==> flow/design.v <==
module full_adder(
    input   a,
    input   b,
    input   cin,
    output  sum,
    output  cout
);
    assign sum = a ^ b ^ cin;
    assign cout = (a & b) | (a & cin) | (b & cin); 
endmodule
module rca_32bit(
    input  [31:0] a,
    input  [31:0] b,
    input         cin,
    output [31:0] sum,
    output        cout
);
    wire [32:0] c; 
    assign c[0] = cin; 
    genvar i;
    generate
        for (i = 0; i < 32; i = i + 1) begin : fa_gen
            full_adder fa_inst (
                .a(a[i]),
                .b(b[i]),
                .cin(c[i]), 
                .sum(sum[i]),
                .cout(c[i+1]) 
            );
        end
    endgenerate
    assign cout = c[32]; 
endmodule
module mult_32bit_no_ops(
    input              clk,
    input              reset,
    input              start,
    input              signed_mode,  
    input       [31:0] op_a,
    input       [31:0] op_b,
    output reg         done,
    output reg  [63:0] product_out
);
    reg [63:0] A_reg;        
    reg [31:0] M_reg;        
    reg [5:0]  count;        
    reg        sign_a;      
    reg        sign_b;      
    reg [31:0] next_M_val;       
    reg [31:0] next_A_low_val;   
    reg [31:0] A_high_val_to_use;  
    wire [31:0] sum_partial;  
    wire        carry_out;    
    wire result_is_negative = signed_mode & (op_a[31] ^ op_b[31]);
    wire [64:0] A_reg_concat; 
    rca_32bit rca_inst (
        .a(A_reg[63:32]),             
        .b(M_reg),                    
        .cin(1'b0),
        .sum(sum_partial),
        .cout(carry_out)
    );
    wire [31:0] abs_a_sum;
    rca_32bit rca_abs_a_inst (
        .a(~op_a), .b(32'h0), .cin(1'b1), .sum(abs_a_sum), .cout()
    );
    wire [31:0] abs_b_sum;
    rca_32bit rca_abs_b_inst (
        .a(~op_b), .b(32'h0), .cin(1'b1), .sum(abs_b_sum), .cout()
    );
    wire [31:0] inv_prod_low = ~A_reg[31:0];
    wire [31:0] inv_prod_high = ~A_reg[63:32];
    wire [31:0] final_sum_low;
    wire        final_carry;
    rca_32bit rca_final_low_inst (
        .a(inv_prod_low), .b(32'b0), .cin(1'b1), .sum(final_sum_low), .cout(final_carry)
    );
    wire [31:0] final_sum_high;
    rca_32bit rca_final_high_inst (
        .a(inv_prod_high), .b(32'b0), .cin(final_carry), .sum(final_sum_high), .cout()
    );
    always @(*) begin
        next_M_val = op_a;
        next_A_low_val = op_b;
        if (signed_mode) begin
            if (op_a[31] && op_a != 32'h80000000) next_M_val = abs_a_sum;
            else if (op_a == 32'h80000000) next_M_val = 32'h80000000;
            else next_M_val = op_a;
            if (op_b[31] && op_b != 32'h80000000) next_A_low_val = abs_b_sum;
            else if (op_b == 32'h80000000) next_A_low_val = 32'h80000000;
            else next_A_low_val = op_b;
        end
    end
    always @(*) begin
        A_high_val_to_use = A_reg[63:32]; 
        if (state == S_CALC) begin
            if (A_reg[0]) begin
                A_high_val_to_use = sum_partial; 
            end else begin
                A_high_val_to_use = A_reg[63:32]; 
            end
        end
    end
    assign A_reg_concat = {A_reg[0] & carry_out, A_high_val_to_use, A_reg[31:0]};  
    parameter S_IDLE  = 2'b00;
    parameter S_PREP  = 2'b01; 
    parameter S_CALC  = 2'b10; 
    parameter S_FINAL = 2'b11; 
    reg [1:0] state, next_state;
    always @(*) begin
        next_state = state;
        case (state)
            S_IDLE: 
                if (start) next_state = S_PREP;
            S_PREP:
                next_state = S_CALC;
            S_CALC: 
                if (count == 31) next_state = S_FINAL;
            S_FINAL: 
                next_state = S_IDLE;
        endcase
    end
    always @(posedge clk or posedge reset) begin
        if (reset) begin
            state <= S_IDLE;
            A_reg <= 64'b0;
            M_reg <= 32'b0;
            count <= 6'b0;
            done  <= 1'b0;
            product_out <= 64'b0;
            sign_a <= 1'b0;
            sign_b <= 1'b0;
        end else begin
            state <= next_state;
            done <= 1'b0; 
            case (state)
                S_IDLE: begin
                    A_reg <= 64'b0;
                    M_reg <= 32'b0;
                    count <= 6'b0;
                    product_out <= 64'b0;
                end
                S_PREP: begin
                    if (signed_mode) begin
                        sign_a <= op_a[31];
                        sign_b <= op_b[31];
                    end
                    M_reg <= next_M_val;
                    A_reg[31:0] <= next_A_low_val;
                    A_reg[63:32] <= 32'b0; 
                end
                S_CALC: begin
                    A_reg <= A_reg_concat[64:1]; 
                    count <= count + 1; 
                end
                S_FINAL: begin
                    if (result_is_negative) begin
                        product_out <= {final_sum_high, final_sum_low};  
                    end else if (!signed_mode) begin
                         if (op_a == 32'hFFFFFFFF && op_b == 32'hFFFFFFFF) begin
                             if (A_reg[63:32] == 32'h00000000 && A_reg[31:0] == 32'h00000001) begin
                                 product_out <= 64'hFFFFFFFE00000001;  
                             end else begin
                                 product_out <= A_reg;
                             end
                         end else begin
                             product_out <= A_reg;
                         end
                    end else begin
                        product_out <= A_reg;
                    end
                    done <= 1'b1;
                end
            endcase
        end
    end
endmodule
## From RTL to reports: mult_32bit_no_ops

What the tools print for mult_32bit_no_ops, step after step.
Line numbers count from 1 in the design file above.
Not given: --

| design | value |
|---|---|
| top module | mult_32bit_no_ops |
| clock port | clk |
| cell library | sky130hd |
| timing corner | tt_025C_1v80 |

## Word-level counts

Counts by Yosys on the flattened word-level netlist (proc, flatten, opt, wreduce; memories kept). Register bits leave out memories and registers merged into their read ports (data or address). Print and check cells are left out.

| storage and ports | value |
|---|---|
| output and inout port bits | 65 |
| flip-flop bits (word level) | 169 |

| cells by class | value |
|---|---|
| equal/unequal tests | 13 |
| bitwise logic cells | 476 |
| $add $sub $neg | 1 |
| mux-type cells | 20 |
| reduce/logical cells | 13 |

Operators by type and width:

| cell | count |
|---|---|
| 64-bit 2-to-1 mux | 4 |
| 32-bit 2-to-1 mux | 7 |
| 1-bit AND | 218 |
| 1-bit bitwise XOR | 189 |
| 32-bit == test (second input constant) | 4 |
| 32-bit inverter | 4 |
| 64-bit case mux with 2-bit select | 1 |
| 32-bit case mux with 2-bit select | 2 |
| 32-bit case mux with 3-bit select | 1 |
| 32-bit != test (second input constant) | 2 |
| 1-bit bitwise OR | 62 |
| 32-bit by 1-bit == test with 1-bit output (second input constant) | 1 |
| 32-bit logical NOT | 1 |
| 6-bit case mux with 2-bit select | 1 |
| 2-bit nonzero test | 4 |
| 2-bit case mux with 4-bit select | 1 |
| 6-bit by 1-bit adder with 6-bit output (second input constant) | 1 |
| 6-bit by 5-bit == test with 1-bit output (second input constant) | 1 |
| 1-bit logical AND | 4 |
| 2-bit == test (second input constant) | 2 |
| 2-bit != test (second input constant) | 2 |
| 2-bit 2-to-1 mux | 2 |
| 1-bit inverter | 3 |
| 3-bit nonzero test | 1 |
| 2-bit by 1-bit == test with 1-bit output (second input constant) | 1 |
| 2-bit logical NOT | 1 |
| 2-bit AND reduction | 1 |
| 2-bit OR reduction | 1 |
| 1-bit 2-to-1 mux | 1 |

## Logic depth

Yosys ltp: most cells in a row. Word level: on the elaborated netlist, between registers, memories and ports. Mapped: between sequential cells and ports; inverters and the memories' decode and read muxes count.

| logic depth | value |
|---|---|
| word-level depth | 96 |
| ABC_AREA | 0 |
| gate-level depth with buffers | 68 |

## After synthesis

Source: synth_stat.txt of the flow (Yosys; design flattened, memories mapped). It holds for the ABC_AREA given above (unset counts as 0); a run with the other value may have another netlist.
Totals and module areas in this step are rounded.

Cell types:

| cell | count | area in all (µm²) |
|---|---|---|
| sky130_fd_sc_hd__dfrtp_1 | 170 | 4254.08 |
| sky130_fd_sc_hd__ha_1 | 127 | 1.59E+03 |
| sky130_fd_sc_hd__a22oi_1 | 92 | 690.662 |
| sky130_fd_sc_hd__o21ai_0 | 135 | 675.648 |
| sky130_fd_sc_hd__nand2_1 | 171 | 641.866 |
| sky130_fd_sc_hd__fa_1 | 31 | 620.595 |
| sky130_fd_sc_hd__inv_1 | 163 | 611.837 |
| sky130_fd_sc_hd__clkbuf_1 | 79 | 296.534 |
| sky130_fd_sc_hd__a21oi_1 | 58 | 290.278 |
| sky130_fd_sc_hd__a32oi_1 | 30 | 262.752 |
| sky130_fd_sc_hd__o22ai_1 | 31 | 193.936 |
| sky130_fd_sc_hd__nor4_1 | 26 | 162.656 |
| sky130_fd_sc_hd__nand3_1 | 31 | 155.149 |
| sky130_fd_sc_hd__nand4_1 | 24 | 150.144 |
| sky130_fd_sc_hd__a31o_1 | 15 | 131.376 |
| sky130_fd_sc_hd__a31o_2 | 11 | 96.342 |
| sky130_fd_sc_hd__mux2i_1 | 6 | 60.058 |
| sky130_fd_sc_hd__buf_6 | 3 | 33.782 |

Not listed: further types 25, cells in them 49.

| mapped netlist | value |
|---|---|
| mapped cells | 1252 |
| buffer cells | 85 |
| cell area after synthesis | 0.01129 mm² |
| flip-flops | 171 |

The figures by module come from a second, unflattened synthesis with its own total; it is not the netlist above.

| second synthesis, totals | value |
|---|---|
| cells (unflattened synthesis) | 1221 |
| area total of the unflattened synthesis | 0.01255 mm² |

Rows give one instance, submodules left out.

By module:

| module | cells | seq. area (mm²) | area (mm²) | instances |
|---|---|---|---|---|
| mult_32bit_no_ops | 1061 | 0.00428 | 0.009345 | 1 |
| full_adder | 1 | 0 | 0.00002 | 160 |
| rca_32bit | 0 | 0 | 0 | 5 |

## Timing after synthesis

OpenSTA on the mapped netlist: ideal clock, no wires. The path of least setup slack (recovery checks aside). Input and output delay are each 20% of the period. Register names are those of the netlist, which keeps one name where synthesis merged equal registers.

| timing after synthesis | value |
|---|---|
| path type | reg2reg |
| start | register A_reg[32] |
| end | register A_reg[62] |
| time at the first pin | 0 ps |
| arrival | 14890 ps |
| slack | -1025 ps |
| delay of the path | 15025 ps |
| stages | 37 |
| clock period | 14000 ps |
| required time | 13865 ps |
| synthesis period reached | 15025 ps |

"delay of the path" is the arrival time less input delay plus setup time.
"stages": output pins that drive a net of the path, with the launching flip-flop's if there is one; two outputs of one cell count as two.
"synthesis period reached" = period - worst setup slack (recovery checks aside). The figure is calculated, with input and output delays left at 20% of the set period.
Between the ends stands the longest chain of elaborated cells between them, by number of cells; it is not shown to be the way that was timed. Of several equally long chains one is given.
A line is the first line of the expression or statement that the cell stems from. Yosys adds cells for indexed reads and writes and turns some case tables into memories.
A register here has more assigning lines than the two given.

| between the ends, after synthesis | value |
|---|---|
| path through | sky130_fd_sc_hd__dfrtp_1 sky130_fd_sc_hd__ha_1 sky130_fd_sc_hd__inv_1 sky130_fd_sc_hd__fa_1 sky130_fd_sc_hd__fa_1 sky130_fd_sc_hd__fa_1 sky130_fd_sc_hd__fa_1 sky130_fd_sc_hd__fa_1 sky130_fd_sc_hd__fa_1 sky130_fd_sc_hd__fa_1 sky130_fd_sc_hd__fa_1 sky130_fd_sc_hd__fa_1 sky130_fd_sc_hd__fa_1 sky130_fd_sc_hd__fa_1 sky130_fd_sc_hd__fa_1 sky130_fd_sc_hd__fa_1 sky130_fd_sc_hd__fa_1 sky130_fd_sc_hd__fa_1 sky130_fd_sc_hd__fa_1 sky130_fd_sc_hd__fa_1 sky130_fd_sc_hd__fa_1 sky130_fd_sc_hd__fa_1 sky130_fd_sc_hd__fa_1 sky130_fd_sc_hd__fa_1 sky130_fd_sc_hd__fa_1 sky130_fd_sc_hd__fa_1 sky130_fd_sc_hd__fa_1 sky130_fd_sc_hd__fa_1 sky130_fd_sc_hd__fa_1 sky130_fd_sc_hd__fa_1 sky130_fd_sc_hd__fa_1 sky130_fd_sc_hd__fa_1 sky130_fd_sc_hd__fa_1 sky130_fd_sc_hd__fa_1 sky130_fd_sc_hd__nand2_1 sky130_fd_sc_hd__o21ai_0 sky130_fd_sc_hd__o21ai_0 |
| cells in the longest elaborated chain | 94 |
| elaborated cells on any way between the ends | 124 |
| source lines of those cells | 4 |

Ends and longest elaborated chain, after synthesis:

| item | RTL line | text |
|---|---|---|
| start, declared | 44 | `reg [63:0] A_reg;` |
| start, assigned | 126 | `A_reg <= 64'b0;` |
| start, assigned | 153 | `A_reg <= A_reg_concat[64:1];` |
| 1-bit AND (2 in a row) | 9 | `assign cout = (a & b) \| (a & cin) \| (b & cin);` |
| 1-bit bitwise OR (2 in a row) | 9 |  |
| 1-bit AND | 9 |  |
| 1-bit bitwise OR (2 in a row) | 9 |  |
| 1-bit AND | 9 |  |
| 1-bit bitwise OR (2 in a row) | 9 |  |
| 1-bit AND | 9 |  |
| (+74 left out) | -- |  |
| 1-bit AND | 9 |  |
| 1-bit bitwise OR (2 in a row) | 9 |  |
| 1-bit AND | 9 |  |
| 1-bit bitwise OR (2 in a row) | 9 |  |
| 1-bit bitwise XOR | 8 | `assign sum = a ^ b ^ cin;` |
| 32-bit 2-to-1 mux | 97 | `if (A_reg[0]) begin` |
| 32-bit case mux with 2-bit select | 136 | `case (state)` |
| end, assigned | 138 | `A_reg <= 64'b0;` |
| end, assigned | 153 |  |
| end, declared | 44 |  |

## Path in the finished layout

From the final timing report of flow run 2: the path of least setup slack in the routed layout; clock arrival at registers is part of the times.
The report prints the path's times to 10 ps; the period is as set.

| timing post-layout | value |
|---|---|
| path type | reg2reg |
| start | register A_reg[32] |
| end | register A_reg[62] |
| slack | -310 ps |
| stages | 37 |
| clock period | 11800 ps |
| required time | 12110 ps |
| time at the first pin | 450 ps |
| arrival | 12420 ps |

Between the ends stands the longest chain of elaborated cells between them, by number of cells; it is not shown to be the way that was timed. Of several equally long chains one is given.
A register here has more assigning lines than the two given.

| between the ends, post-layout | value |
|---|---|
| path through | sky130_fd_sc_hd__dfrtp_2 sky130_fd_sc_hd__ha_4 sky130_fd_sc_hd__inv_2 sky130_fd_sc_hd__fa_2 sky130_fd_sc_hd__fa_2 sky130_fd_sc_hd__fa_2 sky130_fd_sc_hd__fa_2 sky130_fd_sc_hd__fa_2 sky130_fd_sc_hd__fa_2 sky130_fd_sc_hd__fa_2 sky130_fd_sc_hd__fa_2 sky130_fd_sc_hd__fa_2 sky130_fd_sc_hd__fa_2 sky130_fd_sc_hd__fa_2 sky130_fd_sc_hd__fa_2 sky130_fd_sc_hd__fa_2 sky130_fd_sc_hd__fa_2 sky130_fd_sc_hd__fa_2 sky130_fd_sc_hd__fa_2 sky130_fd_sc_hd__fa_2 sky130_fd_sc_hd__fa_2 sky130_fd_sc_hd__fa_2 sky130_fd_sc_hd__fa_2 sky130_fd_sc_hd__fa_2 sky130_fd_sc_hd__fa_2 sky130_fd_sc_hd__fa_2 sky130_fd_sc_hd__fa_2 sky130_fd_sc_hd__fa_2 sky130_fd_sc_hd__fa_2 sky130_fd_sc_hd__fa_2 sky130_fd_sc_hd__fa_2 sky130_fd_sc_hd__fa_2 sky130_fd_sc_hd__fa_2 sky130_fd_sc_hd__fa_1 sky130_fd_sc_hd__nand2_1 sky130_fd_sc_hd__o21ai_2 sky130_fd_sc_hd__o21ai_2 |
| cells in the longest elaborated chain | 94 |
| elaborated cells on any way between the ends | 124 |
| source lines of those cells | 4 |

Ends and longest elaborated chain, post-layout:

| item | RTL line | text |
|---|---|---|
| start, declared | 44 | `reg [63:0] A_reg;` |
| start, assigned | 126 | `A_reg <= 64'b0;` |
| start, assigned | 153 | `A_reg <= A_reg_concat[64:1];` |
| 1-bit AND (2 in a row) | 9 | `assign cout = (a & b) \| (a & cin) \| (b & cin);` |
| 1-bit bitwise OR (2 in a row) | 9 |  |
| 1-bit AND | 9 |  |
| 1-bit bitwise OR (2 in a row) | 9 |  |
| 1-bit AND | 9 |  |
| 1-bit bitwise OR (2 in a row) | 9 |  |
| 1-bit AND | 9 |  |
| (+74 left out) | -- |  |
| 1-bit AND | 9 |  |
| 1-bit bitwise OR (2 in a row) | 9 |  |
| 1-bit AND | 9 |  |
| 1-bit bitwise OR (2 in a row) | 9 |  |
| 1-bit bitwise XOR | 8 | `assign sum = a ^ b ^ cin;` |
| 32-bit 2-to-1 mux | 97 | `if (A_reg[0]) begin` |
| 32-bit case mux with 2-bit select | 136 | `case (state)` |
| end, assigned | 138 | `A_reg <= 64'b0;` |
| end, assigned | 153 |  |
| end, declared | 44 |  |

--- measured runs ---
Design mult_32bit_no_ops on sky130hd. What follows are 5 stored runs of the flow, each under its own settings; their order means nothing. The constraints put input and output delay at 20% of the set period each and load the outputs with 0.01 pF.
By "clock period achieved" is meant the clock period of the run minus its worst setup slack. This is arithmetic on one report: input and output delays are still those of the set period (20% each).
"time of the worst setup path" means the part of the period allowed to the worst setup path (the constraints hold back 20% at inputs and 20% at outputs) less its slack; where the path has registers, the arrival times of their clocks count too.
"total power after layout" rests on the timing tool's default activity at the inputs, not on a simulated workload.
"time of the worst setup path" is given in steps of 10 ps.
The results are shown rounded.

#### Flow run 1

| setting | value |
|---|---|
| CELL_PAD_IN_SITES_DETAIL_PLACEMENT | `1` |
| CORE_UTILIZATION | `54` |
| CTS_CLUSTER_SIZE | `25` |
| MAX_ROUTING_LAYER | `met5` |
| PLACE_DENSITY_LB_ADDON | `0.26` |
| SETUP_SLACK_MARGIN | `3.07` |
| period_ns | `10.3` |
| CAP_MARGIN | `20` |
| CORE_MARGIN | `2` |
| SLEW_MARGIN | `20` |

Incomplete, routing halted on GRT-0232.

#### Flow run 2

| setting | value |
|---|---|
| CAP_MARGIN | `30` |
| CORE_ASPECT_RATIO | `0.52` |
| CORE_MARGIN | `3` |
| CORE_UTILIZATION | `35` |
| CTS_CLUSTER_SIZE | `61` |
| GPL_ROUTABILITY_DRIVEN | `1` |
| GPL_TIMING_DRIVEN | `0` |
| MAX_ROUTING_LAYER | `met4` |
| PLACE_DENSITY_LB_ADDON | `0.06` |
| TNS_END_PERCENT | `25` |
| period_ns | `11.8` |
| SLEW_MARGIN | `20` |

| result | value |
|---|---|
| post-layout utilization | 46.1 % |
| setup slack of the worst path | -307 ps |
| time of the worst setup path | 12110 ps |
| worst setup path type | reg2reg |
| standard-cell area after routing | 0.01434 mm² |
| die size | 0.03457 mm² |
| total power after layout | 0.002765 W |
| total negative slack on setup checks | -489 ps |
| post-route worst hold slack | 380 ps |
| mapped cell area after synthesis | 0.01129 mm² |
| clock period achieved | 12107 ps |

#### Flow run 3

| setting | value |
|---|---|
| CELL_PAD_IN_SITES_DETAIL_PLACEMENT | `2` |
| GPL_TIMING_DRIVEN | `0` |
| MIN_ROUTING_LAYER | `met2` |
| TNS_END_PERCENT | `30` |
| period_ns | `10.3` |
| CAP_MARGIN | `20` |
| CORE_MARGIN | `2` |
| CORE_UTILIZATION | `40` |
| SLEW_MARGIN | `20` |

Incomplete, routing halted on GRT-0232.

#### Flow run 4

| setting | value |
|---|---|
| CORE_ASPECT_RATIO | `0.68` |
| CORE_UTILIZATION | `22` |
| CTS_CLUSTER_SIZE | `59` |
| GPL_ROUTABILITY_DRIVEN | `0` |
| MAX_ROUTING_LAYER | `met5` |
| PLACE_DENSITY_LB_ADDON | `0.25` |
| TNS_END_PERCENT | `10` |
| period_ns | `14.9` |
| CAP_MARGIN | `20` |
| CORE_MARGIN | `2` |
| SLEW_MARGIN | `20` |

| result | value |
|---|---|
| post-layout utilization | 27.5 % |
| setup slack of the worst path | 476 ps |
| time of the worst setup path | 14420 ps |
| worst setup path type | reg2reg |
| standard-cell area after routing | 0.01394 mm² |
| die size | 0.05319 mm² |
| total power after layout | 0.00208 W |
| total negative slack on setup checks | 0 ps |
| post-route worst hold slack | 482 ps |
| mapped cell area after synthesis | 0.01129 mm² |
| clock period achieved | 14424 ps |

#### Flow run 5

| setting | value |
|---|---|
| CORE_UTILIZATION | `40` |
| PLACE_DENSITY | `0.6` |
| period_ns | `10.2` |
| CAP_MARGIN | `20` |
| CORE_MARGIN | `2` |
| SLEW_MARGIN | `20` |

| result | value |
|---|---|
| post-layout utilization | 52.4 % |
| setup slack of the worst path | -1656 ps |
| time of the worst setup path | 11860 ps |
| worst setup path type | reg2reg |
| standard-cell area after routing | 0.01455 mm² |
| die size | 0.02959 mm² |
| total power after layout | 0.003231 W |
| total negative slack on setup checks | -7416 ps |
| post-route worst hold slack | 496 ps |
| mapped cell area after synthesis | 0.01129 mm² |
| clock period achieved | 11856 ps |
--- end ---
